==> flow/design.v <==
module encode_fsm(input logic [247:0] data, input logic clk_out, reset, start, output logic [61:0] coded_kmer, output logic coded_ready);
    always_ff @(posedge clk_out) begin
        if(reset==0) begin
            coded_ready<=0;
        end
        else if(start) begin  
            coded_kmer[ 0 ]<=data[ 1 ]^data[ 2 ];
            coded_kmer[ 2 ]<=data[ 9 ]^data[ 10 ];
            coded_kmer[ 4 ]<=data[ 17 ]^data[ 18 ];
            coded_kmer[ 6 ]<=data[ 25 ]^data[ 26 ];
            coded_kmer[ 8 ]<=data[ 33 ]^data[ 34 ];
            coded_kmer[ 10 ]<=data[ 41 ]^data[ 42 ];
            coded_kmer[ 12 ]<=data[ 49 ]^data[ 50 ];
            coded_kmer[ 14 ]<=data[ 57 ]^data[ 58 ];
            coded_kmer[ 16 ]<=data[ 65 ]^data[ 66 ];
            coded_kmer[ 18 ]<=data[ 73 ]^data[ 74 ];
            coded_kmer[ 20 ]<=data[ 81 ]^data[ 82 ];
            coded_kmer[ 22 ]<=data[ 89 ]^data[ 90 ];
            coded_kmer[ 24 ]<=data[ 97 ]^data[ 98 ];
            coded_kmer[ 26 ]<=data[ 105 ]^data[ 106 ];
            coded_kmer[ 28 ]<=data[ 113 ]^data[ 114 ];
            coded_kmer[ 30 ]<=data[ 121 ]^data[ 122 ];
            coded_kmer[ 32 ]<=data[ 129 ]^data[ 130 ];
            coded_kmer[ 34 ]<=data[ 137 ]^data[ 138 ];
            coded_kmer[ 36 ]<=data[ 145 ]^data[ 146 ];
            coded_kmer[ 38 ]<=data[ 153 ]^data[ 154 ];
            coded_kmer[ 40 ]<=data[ 161 ]^data[ 162 ];
            coded_kmer[ 42 ]<=data[ 169 ]^data[ 170 ];
            coded_kmer[ 44 ]<=data[ 177 ]^data[ 178 ];
            coded_kmer[ 46 ]<=data[ 185 ]^data[ 186 ];
            coded_kmer[ 48 ]<=data[ 193 ]^data[ 194 ];
            coded_kmer[ 50 ]<=data[ 201 ]^data[ 202 ];
            coded_kmer[ 52 ]<=data[ 209 ]^data[ 210 ];
            coded_kmer[ 54 ]<=data[ 217 ]^data[ 218 ];
            coded_kmer[ 56 ]<=data[ 225 ]^data[ 226 ];
            coded_kmer[ 58 ]<=data[ 233 ]^data[ 234 ];
            coded_kmer[ 60 ]<=data[ 241 ]^data[ 242 ];
            coded_kmer[ 1 ]<=data[ 2 ];
            coded_kmer[ 3 ]<=data[ 10 ];
            coded_kmer[ 5 ]<=data[ 18 ];
            coded_kmer[ 7 ]<=data[ 26 ];
            coded_kmer[ 9 ]<=data[ 34 ];
            coded_kmer[ 11 ]<=data[ 42 ];
            coded_kmer[ 13 ]<=data[ 50 ];
            coded_kmer[ 15 ]<=data[ 58 ];
            coded_kmer[ 17 ]<=data[ 66 ];
            coded_kmer[ 19 ]<=data[ 74 ];
            coded_kmer[ 21 ]<=data[ 82 ];
            coded_kmer[ 23 ]<=data[ 90 ];
            coded_kmer[ 25 ]<=data[ 98 ];
            coded_kmer[ 27 ]<=data[ 106 ];
            coded_kmer[ 29 ]<=data[ 114 ];
            coded_kmer[ 31 ]<=data[ 122 ];
            coded_kmer[ 33 ]<=data[ 130 ];
            coded_kmer[ 35 ]<=data[ 138 ];
            coded_kmer[ 37 ]<=data[ 146 ];
            coded_kmer[ 39 ]<=data[ 154 ];
            coded_kmer[ 41 ]<=data[ 162 ];
            coded_kmer[ 43 ]<=data[ 170 ];
            coded_kmer[ 45 ]<=data[ 178 ];
            coded_kmer[ 47 ]<=data[ 186 ];
            coded_kmer[ 49 ]<=data[ 194 ];
            coded_kmer[ 51 ]<=data[ 202 ];
            coded_kmer[ 53 ]<=data[ 210 ];
            coded_kmer[ 55 ]<=data[ 218 ];
            coded_kmer[ 57 ]<=data[ 226 ];
            coded_kmer[ 59 ]<=data[ 234 ];
            coded_kmer[ 61 ]<=data[ 242 ];
            coded_ready<=1;
        end
        else if(coded_ready) begin  
            coded_ready<=0;      
        end
    end
endmodule
module canonic_fsm(input logic clk_out, reset, coded_ready, input logic [61:0]coded_kmer, 
					  output logic [61:0]k_canon, output logic canon_ready);  
	logic [61:0]k;    
	logic state;  
	always_ff @(posedge clk_out) begin
		if(reset==0) begin
			state<=0;
		end
		else if(coded_ready) begin
			state<=1;
		end
		else if(canon_ready) begin
			state<=0;	
		end	
	end
    always_comb begin
        begin
			k[ 1 : 0 ]=~coded_kmer[ 61 : 60 ];
			k[ 3 : 2 ]=~coded_kmer[ 59 : 58 ];
			k[ 5 : 4 ]=~coded_kmer[ 57 : 56 ];
			k[ 7 : 6 ]=~coded_kmer[ 55 : 54 ];
			k[ 9 : 8 ]=~coded_kmer[ 53 : 52 ];
			k[ 11 : 10 ]=~coded_kmer[ 51 : 50 ];
			k[ 13 : 12 ]=~coded_kmer[ 49 : 48 ];
			k[ 15 : 14 ]=~coded_kmer[ 47 : 46 ];
			k[ 17 : 16 ]=~coded_kmer[ 45 : 44 ];
			k[ 19 : 18 ]=~coded_kmer[ 43 : 42 ];
			k[ 21 : 20 ]=~coded_kmer[ 41 : 40 ];
			k[ 23 : 22 ]=~coded_kmer[ 39 : 38 ];
			k[ 25 : 24 ]=~coded_kmer[ 37 : 36 ];
			k[ 27 : 26 ]=~coded_kmer[ 35 : 34 ];
			k[ 29 : 28 ]=~coded_kmer[ 33 : 32 ];
			k[ 31 : 30 ]=~coded_kmer[ 31 : 30 ];
			k[ 33 : 32 ]=~coded_kmer[ 29 : 28 ];
			k[ 35 : 34 ]=~coded_kmer[ 27 : 26 ];
			k[ 37 : 36 ]=~coded_kmer[ 25 : 24 ];
			k[ 39 : 38 ]=~coded_kmer[ 23 : 22 ];
			k[ 41 : 40 ]=~coded_kmer[ 21 : 20 ];
			k[ 43 : 42 ]=~coded_kmer[ 19 : 18 ];
			k[ 45 : 44 ]=~coded_kmer[ 17 : 16 ];
			k[ 47 : 46 ]=~coded_kmer[ 15 : 14 ];
			k[ 49 : 48 ]=~coded_kmer[ 13 : 12 ];
			k[ 51 : 50 ]=~coded_kmer[ 11 : 10 ];
			k[ 53 : 52 ]=~coded_kmer[ 9 : 8 ];
			k[ 55 : 54 ]=~coded_kmer[ 7 : 6 ];
			k[ 57 : 56 ]=~coded_kmer[ 5 : 4 ];
			k[ 59 : 58 ]=~coded_kmer[ 3 : 2 ];
			k[ 61 : 60 ]=~coded_kmer[ 1 : 0 ];
			if(k<coded_kmer) begin
				k_canon=k;
			end
			else begin
				k_canon=coded_kmer;  
			end
		end
		canon_ready=state;
    end                                                     
endmodule
module k_canon_to_hash_result_velocidad_3pasos(input logic clk_out, reset, canon_ready, input logic [61:0]k_canon,  
							  output logic [63:0] hash_result, output logic hash_ready);
    logic [63:0] k0, k1, k2, k3, k4, k5, k6;
	logic [8:0] state, nextstate;  
	logic [31:0] x0, x1, x2, x3, x4, x5,x6, x7, x8, x9, 
	             x0_, x1_, x2_, x3_, x4_, x5_,x6_, x7_, x8_, x9_;
	logic [18:0] y0, y1, y2, w0, w1, w2, n0, 
				 y0_, y1_, y2_, w0_, w1_, w2_, n0_;
	always_ff @(posedge clk_out) begin
		if(reset==0) begin
			state<=0;
			hash_ready<=0;
		end
		else if(canon_ready) begin
			state<=1;
		end  
		else if(state==0) begin
			hash_ready<=0;  
		end	 
		else if(state==1) begin
			state<=2;
		end  
		else if(state==2) begin
			state<=3;
		end  
		else if(state==3) begin
			state<=4;
		end  
		else if(state==4) begin
			state<=5;
		end  
		else if(state==5) begin
			state<=6;
		end  
		else if(state==6) begin
			state<=7;
		end  
		else if(state==7) begin
			state<=8;		
		end  
		else if(state==8) begin
			state<=9;
		end  
		else if(state==9) begin
			state<=10;
		end  
		else if(state==10) begin
			state<=11;
		end  
		else if(state==11) begin
			state<=12;
		end  
		else if(state==12) begin
			state<=13;
		end  
		else if(state==13) begin
			state<=14;
		end  
		else if(state==14) begin
			state<=0;
			hash_ready<=1;
		end  
	end  
	always_ff @(posedge clk_out) begin
	case(state)
		1: k0 <= k_canon>>33;
		2: k1 <= k0^k_canon;
		3: begin
			x0<=k1[15:0]*'b1000110011001101;
			x1<=k1[31:16]*'b1000110011001101;
			x2<=k1[15:0]*'b1110110101010101;
			x3<=k1[15:0]*'b1010111111010111;
			x4<=k1[31:16]*'b1110110101010101;
			x5<=k1[47:32]*'b1000110011001101;
			x6<=k1[15:0]*'b1111111101010001;
			x7<=k1[31:16]*'b1010111111010111;
			x8<=k1[47:32]*'b1110110101010101;
			x9<=k1[63:48]*'b1000110011001101;
		end
		4: begin
			y0<= x3[31:16]  + x4[31:16]  + x5[31:16];
			y1<= x6[15:0] + x7[15:0] + x8[15:0];
			w0<= x1[31:16] + x2[31:16] + x3[15:0];
			w1<= x4[15:0] + x5[15:0];
			n0<= x0[31:16] + x2[15:0] + x1[15:0];
			k2[15:0]<= x0[15:0];
		end
		5: begin
			y2<= y0 + y1 + x9[15:0];
			w2<= w0 + w1 + n0[17:16];
			k2[31:16]<=n0;
		end
		6: begin
			k2[63:48]<= y2 + w2[18:16];
			k2[47:32]<= w2;		
		end
		7: k3 <= k2>>33;
		8: k4 <= k3^k2;
		9: begin
			x0_<=k4[15:0]*'b1110110001010011;
			x1_<=k4[31:16]*'b1110110001010011;
			x2_<=k4[15:0]*'b0001101010000101;
			x3_<=k4[15:0]*'b1011100111111110;
			x4_<=k4[31:16]*'b0001101010000101;
			x5_<=k4[47:32]*'b1110110001010011;
			x6_<=k4[15:0]*'b1100010011001110;
			x7_<=k4[31:16]*'b1011100111111110;
			x8_<=k4[47:32]*'b0001101010000101;
			x9_<=k4[63:48]*'b1110110001010011;
		end
		10: begin
            y0_<= x3_[31:16]  + x4_[31:16]  + x5_[31:16];
			y1_<= x6_[15:0] + x7_[15:0] + x8_[15:0];
			w0_<= x1_[31:16] + x2_[31:16] + x3_[15:0];
			w1_<= x4_[15:0] + x5_[15:0];
			n0_<= x0_[31:16] + x2_[15:0] + x1_[15:0];
			k5[15:0]<= x0_[15:0];
		end
		11: begin
			y2_<= y0_ + y1_ + x9_[15:0];
			w2_<= w0_ + w1_ + n0_[17:16];
			k5[31:16]<=n0_;
        end
		12: begin
			k5[63:48]<= y2_ + w2_[18:16];
			k5[47:32]<= w2_;
		end
		13: k6 <= k5>>33;
		14: hash_result <= k6^k5;
	endcase
	end
endmodule: k_canon_to_hash_result_velocidad_3pasos
module ldz_position(input logic reset, clk_out, hash_ready, input logic [63:0]hash_result, input logic start,  
output logic [5:0]ldz, output logic ldz_ready, output logic [31:0] sum_ldz);
	logic state;  
	logic [63:0]Ms;
    logic [31:0] bits32;
    logic [15:0] bits16;
    logic [8:0] bits8;
    logic [3:0] bits4;
    logic [1:0] bits2; 
    logic bits[31:0];
	always_ff @(posedge clk_out) begin
	    if(reset==0) begin
            ldz_ready<= 0;
            sum_ldz<=0;
            state<=0;
        end
        else begin
		if(hash_ready) begin
			state<=1;
		end
		else begin
			state<=0;	
		end	
        if(state) begin
            ldz_ready<=1;
            sum_ldz<=sum_ldz+ldz;
        end
        else begin
            ldz_ready<=0;
        end
        end
	end 
    always_comb begin
        begin
			Ms[13:0]=14'b10000000000000;
			Ms[63:14]=hash_result[63:14];
			ldz[5]=(Ms[63:32]==0);  
			if(ldz[5])
				bits32= Ms[31:0];
			else
				bits32[31:0]= Ms[63:32];  
			ldz[4]= (bits32[31:16]==0);  
			 if(ldz[4])
				bits16=bits32[15:0]; 
			 else             
				bits16=bits32[31:16];  
			 ldz[3]=(bits16[15:8]==0);  
			 if(ldz[3])
				bits8=bits16[7:0];
			 else
				bits8=bits16[15:8];
			 ldz[2]=(bits8[7:4]==0);
			 if(ldz[2])
				bits4=bits8[3:0];  
			 else
				bits4=bits8[7:4];
			 ldz[1]=(bits4[3:2]==0); 
			 if(ldz[1])
				bits2=bits4[1:0];            
			 else
				bits2=bits4[3:2];			 
			 ldz[0]=(bits2[1]==0); 
		end
    end
endmodule: ldz_position
module kmer_hash_top(
    input  logic        clk_out,
    input  logic        reset,         
    input  logic        in_valid,
    input  logic [7:0]  in_char,
    output logic        in_ready,
    output logic        out_valid,
    output logic [63:0] out_hash,
    output logic [5:0]  out_ldz,
    output logic [31:0] out_sum
);
    logic [247:0] data;
    logic [4:0]   count;
    logic         busy;
    logic         start;
    logic [61:0]  coded_kmer;  logic coded_ready;
    logic [61:0]  k_canon;     logic canon_ready;
    logic [63:0]  hash_result; logic hash_ready;
    logic [5:0]   ldz;         logic ldz_ready;
    logic [31:0]  sum_ldz;
    assign in_ready = ~busy;
    always_ff @(posedge clk_out) begin
        if(reset==0) begin
            data<=0;
            count<=0;
            busy<=0;
            start<=0;
        end
        else begin
            start<=0;
            if(in_valid && !busy) begin
                if(in_char==8'b0) begin
                    data<=0;
                    count<=0;
                end
                else begin
                    data[247:8]<=data[239:0];
                    data[7:0]<=in_char;
                    if(count>=30) begin
                        count<=31;
                        start<=1;
                        busy<=1;
                    end
                    else begin
                        count<=count+1;
                    end
                end
            end
            else if(hash_ready) begin
                busy<=0;
            end
        end
    end
    encode_fsm f1(.data(data), .clk_out(clk_out), .reset(reset), .start(start),
                  .coded_kmer(coded_kmer), .coded_ready(coded_ready));
    canonic_fsm f2(.clk_out(clk_out), .reset(reset), .coded_ready(coded_ready),
                   .coded_kmer(coded_kmer), .k_canon(k_canon), .canon_ready(canon_ready));
    k_canon_to_hash_result_velocidad_3pasos f3(.clk_out(clk_out), .reset(reset),
                   .canon_ready(canon_ready), .k_canon(k_canon),
                   .hash_result(hash_result), .hash_ready(hash_ready));
    ldz_position f4(.reset(reset), .clk_out(clk_out), .hash_ready(hash_ready),
                    .hash_result(hash_result), .start(start),
                    .ldz(ldz), .ldz_ready(ldz_ready), .sum_ldz(sum_ldz));
    assign out_valid = ldz_ready;
    assign out_hash  = hash_result;
    assign out_ldz   = ldz;
    assign out_sum   = sum_ldz;
endmodule
---- Step by step through the tools: kmer_hash_top ----
Tool output for the design above, in the order of the flow.
Lines are those of the file above, counted from 1.
Library cell names are shortened.
Not given: n/a
design
  top ..................................... kmer_hash_top
  clock ................................... clk_out
  cell library ............................ sky130hd
  library corner .......................... tt_025C_1v80

---- Elaborated design ----
Source: Yosys, flattened and elaborated, memories not mapped. Widths are those after wreduce. Registers that Yosys merges into a memory's read port (data or address) are not register bits. Print and check cells do not count. Equal cells are merged and count once.
operators by class
  add/subtract/negate cells ............... 30
  $mul .................................... 20
  order comparisons ....................... 2
  eq/ne operators ......................... 30
  muxes and demuxes ....................... 50
  bitwise gates (word level) .............. 71
  reductions and logical operators ........ 20
operators by type and width
  kind                                                            number
  16-bit by 16-bit multiplier with 32-bit output with constant B  9
  16-bit by 13-bit multiplier with 29-bit output with constant B  2
  16-bit by 16-bit multiplier with 16-bit output with constant B  2
  16-bit by 15-bit multiplier with 15-bit output with constant B  2
  16-bit by 15-bit multiplier with 31-bit output with constant B  1
  16-bit by 14-bit multiplier with 16-bit output with constant B  2
  235-bit 2-to-1 mux                                              1
  16-bit by 13-bit multiplier with 16-bit output with constant B  1
  16-bit adder                                                    12
  16-bit by 9-bit multiplier with 16-bit output with constant B   1
  31-bit by 64-bit bitwise XOR with 64-bit output                 2
  9-bit 2-to-1 mux                                                14
  16-bit by 16-bit adder with 17-bit output                       6
  9-bit by 4-bit equality test with 1-bit output with constant B  7
  2-bit NOT                                                       31
  29-bit by 62-bit bitwise XOR with 62-bit output                 1
  62-bit less-than comparator                                     1
  62-bit 2-to-1 mux                                               1
  19-bit by 16-bit adder with 19-bit output                       2
  19-bit adder                                                    2
  19-bit by 2-bit adder with 19-bit output                        2
  17-bit by 16-bit adder with 18-bit output                       2
  9-bit by 3-bit equality test with 1-bit output with constant B  4
  16-bit by 3-bit adder with 16-bit output                        2
  32-bit by 6-bit adder with 32-bit output                        1
  32-bit zero test                                                1
  32-bit 2-to-1 mux                                               1
  1-bit bitwise XOR                                               31
Other operator kinds: 28; their cells: 79.
storage and ports
  register bits after elaboration ......... 1524
  cells after elaboration ................. 346

---- Longest topological paths ----
Depth = most cells in a row (Yosys ltp): at word level without a register or memory, in the mapped netlist without a sequential cell, where the memories' decode and read muxes count.
logic depth
  depth after elaboration ................. 17
  ABC_AREA ................................ 1
  gate-level depth with buffers ........... 40
  gate-level depth less buffers ........... 38

---- Netlist ----
Source: synth_stat.txt of the flow (Yosys; design flattened, memories mapped). It holds for the ABC_AREA given above (unset counts as 0); a run with the other value may have another netlist.
synthesis totals
  cells in the netlist .................... 11152
  mapped area ............................. 122032.0 um^2
  area of sequential cells ................ 38186.6 um^2
  flip-flops .............................. 1312
  buffers ................................. 45
cell types
  cell      number  total area (um^2)
  edfxtp_1  1191    3.58E+04
  fa_1      1314    2.63E+04
  ha_1      2072    2.59E+04
  inv_1     2677    1E+04
  xor2_1    636     5.57E+03
  a21oi_1   731     3.66E+03
  nand2_1   889     3336.95
  dfxtp_1   121     2.42E+03
  xnor2_1   262     2.29E+03
  o21ai_0   295     1.48E+03
  nor2_1    299     1.12E+03
  nand3_1   183     915.878
  o21bai_1  59      442.925
  nand4_1   41      256.496
  nor3_1    50      250.24
  a31oi_1   34      212.704
  a21o_1    24      180.173
  a211oi_1  23      172.666
Not listed: further types 32, cells in them 251.

---- Timing after synthesis ----
OpenSTA on the mapped netlist: ideal clock, no wires. The path of least setup slack (recovery checks aside). Input and output delay are each 20% of the period. Register names are those of the netlist, which keeps one name where synthesis merged equal registers.
path post-synthesis
  kind .................................... flip-flop to flip-flop
  start ................................... reg f3.state
  end ..................................... reg f3.x0[10]
  clock period ............................ 7.5 ns
  library setup time ...................... 0.629 ns
  arrival time ............................ 5.631 ns
  required time ........................... 6.871 ns
  path slack .............................. 1.240 ns
  delay of the path ....................... 6.260 ns
  driving pins on the path ................ 1
  path buffers ............................ 0
  period reached after synthesis .......... 6.26 ns
"delay of the path" = arrival - input delay + setup time.
"driving pins on the path": output pins that drive a net of the path, with the launching flip-flop's if there is one; two outputs of one cell count as two.
"period reached after synthesis" is the clock period less the worst setup slack; recovery checks do not enter. This is arithmetic on one report: input and output delays are still those of the set period (20% each).
Where an end lacks its bit number, it is one bit of the signal, or one of the new flip-flops if synthesis recoded a state register.
Between the ends stands the longest chain of elaborated cells between them, by number of cells; it is not shown to be the way that was timed. Of several equally long chains one is given.
A line is the first line of the expression or statement that the cell stems from. Yosys adds cells for indexed reads and writes and turns some case tables into memories.
A register here has more assigning lines than the two given.
between the ends, post-synthesis
  cell sequence ........................... dfxtp_1
  length of the longest elaborated chain .. 1
  elaborated cells between the ends (all ways) .. 1
  classes of those cells .................. 1 x eq/ne
RTL lines, path post-synthesis
  what                                            line  text
  start: declaration                              137   logic [8:0] state, nextstate;
  start: assignment                               144   state<=0;
  start: assignment                               148   state<=1;
  9-bit by 2-bit equality test with 1-bit output  198   case(state)
  end: assignment                                 202   x0<=k1[15:0]*'b1000110011001101;
  end: declaration                                138   logic [31:0] x0, x1, x2, x3, x4, x5,x6, x7, x8, x9,

---- Path in the finished layout ----
Path of least setup slack in the final report of job 1 (OpenROAD, finished layout, wires in). Where an end is a register, its clock arrival counts in the times.
path after layout
  kind .................................... flip-flop to flip-flop
  start ................................... reg f3.k4[9]
  end ..................................... reg f3.x3_[30]
  clock period ............................ 5.96 ns
  library setup time ...................... 0.25 ns
  arrival time ............................ 6.39 ns
  required time ........................... 6.53 ns
  path slack .............................. 0.14 ns
  driving pins on the path ................ 25
  path buffers ............................ 4
Between the ends stands the longest chain of elaborated cells between them, by number of cells; it is not shown to be the way that was timed. Of several equally long chains one is given.
between the ends, after layout
  cell sequence ........................... edfxtp_1 -> buf_4 -> fa_1 -> buf_4 -> fa_1 -> inv_1 -> fa_1 -> inv_1 -> ha_1 -> inv_1 -> fa_1 -> fa_1 -> inv_1 -> ha_4 -> nand2_1 -> o21ai_2 -> a21boi_1 -> buf_4 -> o21ai_4 -> a21oi_2 -> o21ai_2 -> a21oi_2 -> buf_4 -> o211ai_1 -> xor2_1
  length of the longest elaborated chain .. 1
  elaborated cells between the ends (all ways) .. 1
  classes of those cells .................. 1 x mul
RTL lines, path after layout
  what                                            line  text
  start: declaration                              136   logic [63:0] k0, k1, k2, k3, k4, k5, k6;
  start: assignment                               231   8: k4 <= k3^k2;
  16-bit by 15-bit multiplier with 31-bit output  236   x3_<=k4[15:0]*'b1011100111111110;
  end: assignment                                 236
  end: declaration                                139   x0_, x1_, x2_, x3_, x4_, x5_,x6_, x7_, x8_, x9_;

Subject: kmer_hash_top on sky130hd, stored results

Hello all,

Measured results for kmer_hash_top: 4 stored runs of the Yosys and OpenROAD flow on sky130hd. The settings differ; the order carries no meaning. The constraints put input and output delay at 20% of the set period each and load the outputs with 0.01 pF.
"achieved clock period (ns)": clock period set for the run, less the worst setup slack. It is reckoned from that one timing run; input and output delays stay at 20% of the period that was set.
"worst setup path time (ns)" means the part of the period allowed to the worst setup path (the constraints hold back 20% at inputs and 20% at outputs) less its slack; where the path has registers, the arrival times of their clocks count too.
"finish__power__total" rests on the timing tool's default activity at the inputs, not on a simulated workload.

Flow files of job 1
==> flow/run.sh <==
#!/bin/bash
# the make line also repeats the synthesis and layout settings of config.mk as NAME=value (left out here)
make -C /OpenROAD-flow-scripts/flow DESIGN_CONFIG=/design/flow/config.mk WORK_HOME=/design/flow/orfs CLKGATE_MAP_FILE= finish
==> flow/config.mk <==
export PLATFORM = sky130hd
export DESIGN_NAME = kmer_hash_top
export DESIGN_NICKNAME = kmer_hash_top
export VERILOG_FILES = /design/flow/design.v
export SDC_FILE = /design/flow/constraint.sdc
export NUM_CORES = 4
export LEC_CHECK = 0
export ABC_AREA = 1
export CAP_MARGIN = 15
export CELL_PAD_IN_SITES_DETAIL_PLACEMENT = 2
export CELL_PAD_IN_SITES_GLOBAL_PLACEMENT = 3
export CORE_MARGIN = 10
export CORE_UTILIZATION = 21
export CTS_CLUSTER_DIAMETER = 291
export GPL_ROUTABILITY_DRIVEN = 0
export HOLD_SLACK_MARGIN = 0.12
export MAX_ROUTING_LAYER = met4
export PLACE_DENSITY = 0.82
export SLEW_MARGIN = 25
==> flow/constraint.sdc <==
create_clock -name core_clock -period 5.96 [get_ports {clk_out}]
set_input_delay 1.1920 -clock core_clock [delete_from_list [all_inputs] [get_ports {clk_out}]]
set_output_delay 1.1920 -clock core_clock [all_outputs]
set_load 0.01 [all_outputs]

report of job 1
yosys chip area after synthesis (um^2): 122032.0
finish__design__die__area: 611993.0
finish__design__instance__area__stdcell: 142871.0
finish__design__instance__utilization: 0.2471
finish__timing__setup__ws: 0.142
finish__timing__setup__tns: 0.000
finish__timing__hold__ws: 0.420
finish__power__total: 2.053e-02
achieved clock period (ns): 5.818
worst setup path time (ns): 5.82
worst setup path kind: flip-flop to flip-flop

Flow files of job 2
==> flow/run.sh <==
#!/bin/bash
# the make line also repeats the synthesis and layout settings of config.mk as NAME=value (left out here)
make -C /OpenROAD-flow-scripts/flow DESIGN_CONFIG=/design/flow/config.mk WORK_HOME=/design/flow/orfs CLKGATE_MAP_FILE= finish
==> flow/config.mk <==
export PLATFORM = sky130hd
export DESIGN_NAME = kmer_hash_top
export DESIGN_NICKNAME = kmer_hash_top
export VERILOG_FILES = /design/flow/design.v
export SDC_FILE = /design/flow/constraint.sdc
export NUM_CORES = 4
export LEC_CHECK = 0
export CAP_MARGIN = 15
export CELL_PAD_IN_SITES_DETAIL_PLACEMENT = 2
export CELL_PAD_IN_SITES_GLOBAL_PLACEMENT = 3
export CORE_MARGIN = 2
export CORE_UTILIZATION = 37
export GPL_ROUTABILITY_DRIVEN = 1
export HOLD_SLACK_MARGIN = 0.1
export MAX_ROUTING_LAYER = met4
export PLACE_DENSITY = 0.82
export SLEW_MARGIN = 20
==> flow/constraint.sdc <==
create_clock -name core_clock -period 5.96 [get_ports {clk_out}]
set_input_delay 1.1920 -clock core_clock [delete_from_list [all_inputs] [get_ports {clk_out}]]
set_output_delay 1.1920 -clock core_clock [all_outputs]
set_load 0.01 [all_outputs]

report of job 2
yosys chip area after synthesis (um^2): 123357.1
finish__design__die__area: 338032.0
finish__design__instance__area__stdcell: 146013.0
finish__design__instance__utilization: 0.4390
finish__timing__setup__ws: -0.281
finish__timing__setup__tns: -3.881
finish__timing__hold__ws: 0.414
finish__power__total: 2.056e-02
achieved clock period (ns): 6.241
worst setup path time (ns): 6.24
worst setup path kind: flip-flop to flip-flop

Flow files of job 3
==> flow/run.sh <==
#!/bin/bash
# the make line also repeats the synthesis and layout settings of config.mk as NAME=value (left out here)
make -C /OpenROAD-flow-scripts/flow DESIGN_CONFIG=/design/flow/config.mk WORK_HOME=/design/flow/orfs CLKGATE_MAP_FILE= finish
==> flow/config.mk <==
export PLATFORM = sky130hd
export DESIGN_NAME = kmer_hash_top
export DESIGN_NICKNAME = kmer_hash_top
export VERILOG_FILES = /design/flow/design.v
export SDC_FILE = /design/flow/constraint.sdc
export NUM_CORES = 4
export LEC_CHECK = 0
export CAP_MARGIN = 20
export CORE_MARGIN = 2
export CORE_UTILIZATION = 40
export SLEW_MARGIN = 20
==> flow/constraint.sdc <==
create_clock -name core_clock -period 7.24 [get_ports {clk_out}]
set_input_delay 1.4480 -clock core_clock [delete_from_list [all_inputs] [get_ports {clk_out}]]
set_output_delay 1.4480 -clock core_clock [all_outputs]
set_load 0.01 [all_outputs]

report of job 3
yosys chip area after synthesis (um^2): 123357.1
finish__design__die__area: 312850.0
finish__design__instance__area__stdcell: 135759.0
finish__design__instance__utilization: 0.4432
finish__timing__setup__ws: 0.391
finish__timing__setup__tns: 0.000
finish__timing__hold__ws: 0.392
finish__power__total: 1.628e-02
achieved clock period (ns): 6.849
worst setup path time (ns): 6.85
worst setup path kind: flip-flop to flip-flop

Flow files of job 4
==> flow/run.sh <==
#!/bin/bash
# the make line also repeats the synthesis and layout settings of config.mk as NAME=value (left out here)
make -C /OpenROAD-flow-scripts/flow DESIGN_CONFIG=/design/flow/config.mk WORK_HOME=/design/flow/orfs CLKGATE_MAP_FILE= finish
==> flow/config.mk <==
export PLATFORM = sky130hd
export DESIGN_NAME = kmer_hash_top
export DESIGN_NICKNAME = kmer_hash_top
export VERILOG_FILES = /design/flow/design.v
export SDC_FILE = /design/flow/constraint.sdc
export NUM_CORES = 4
export LEC_CHECK = 0
export CAP_MARGIN = 20
export CORE_MARGIN = 2
export CORE_UTILIZATION = 40
export SETUP_SLACK_MARGIN = 0.36
export SLEW_MARGIN = 20
==> flow/constraint.sdc <==
create_clock -name core_clock -period 7.24 [get_ports {clk_out}]
set_input_delay 1.4480 -clock core_clock [delete_from_list [all_inputs] [get_ports {clk_out}]]
set_output_delay 1.4480 -clock core_clock [all_outputs]
set_load 0.01 [all_outputs]

report of job 4
yosys chip area after synthesis (um^2): 123357.1
finish__design__die__area: 312850.0
finish__design__instance__area__stdcell: 136074.0
finish__design__instance__utilization: 0.4442
finish__timing__setup__ws: 0.621
finish__timing__setup__tns: 0.000
finish__timing__hold__ws: 0.392
finish__power__total: 1.629e-02
achieved clock period (ns): 6.619
worst setup path time (ns): 6.62
worst setup path kind: flip-flop to flip-flop

Thanks
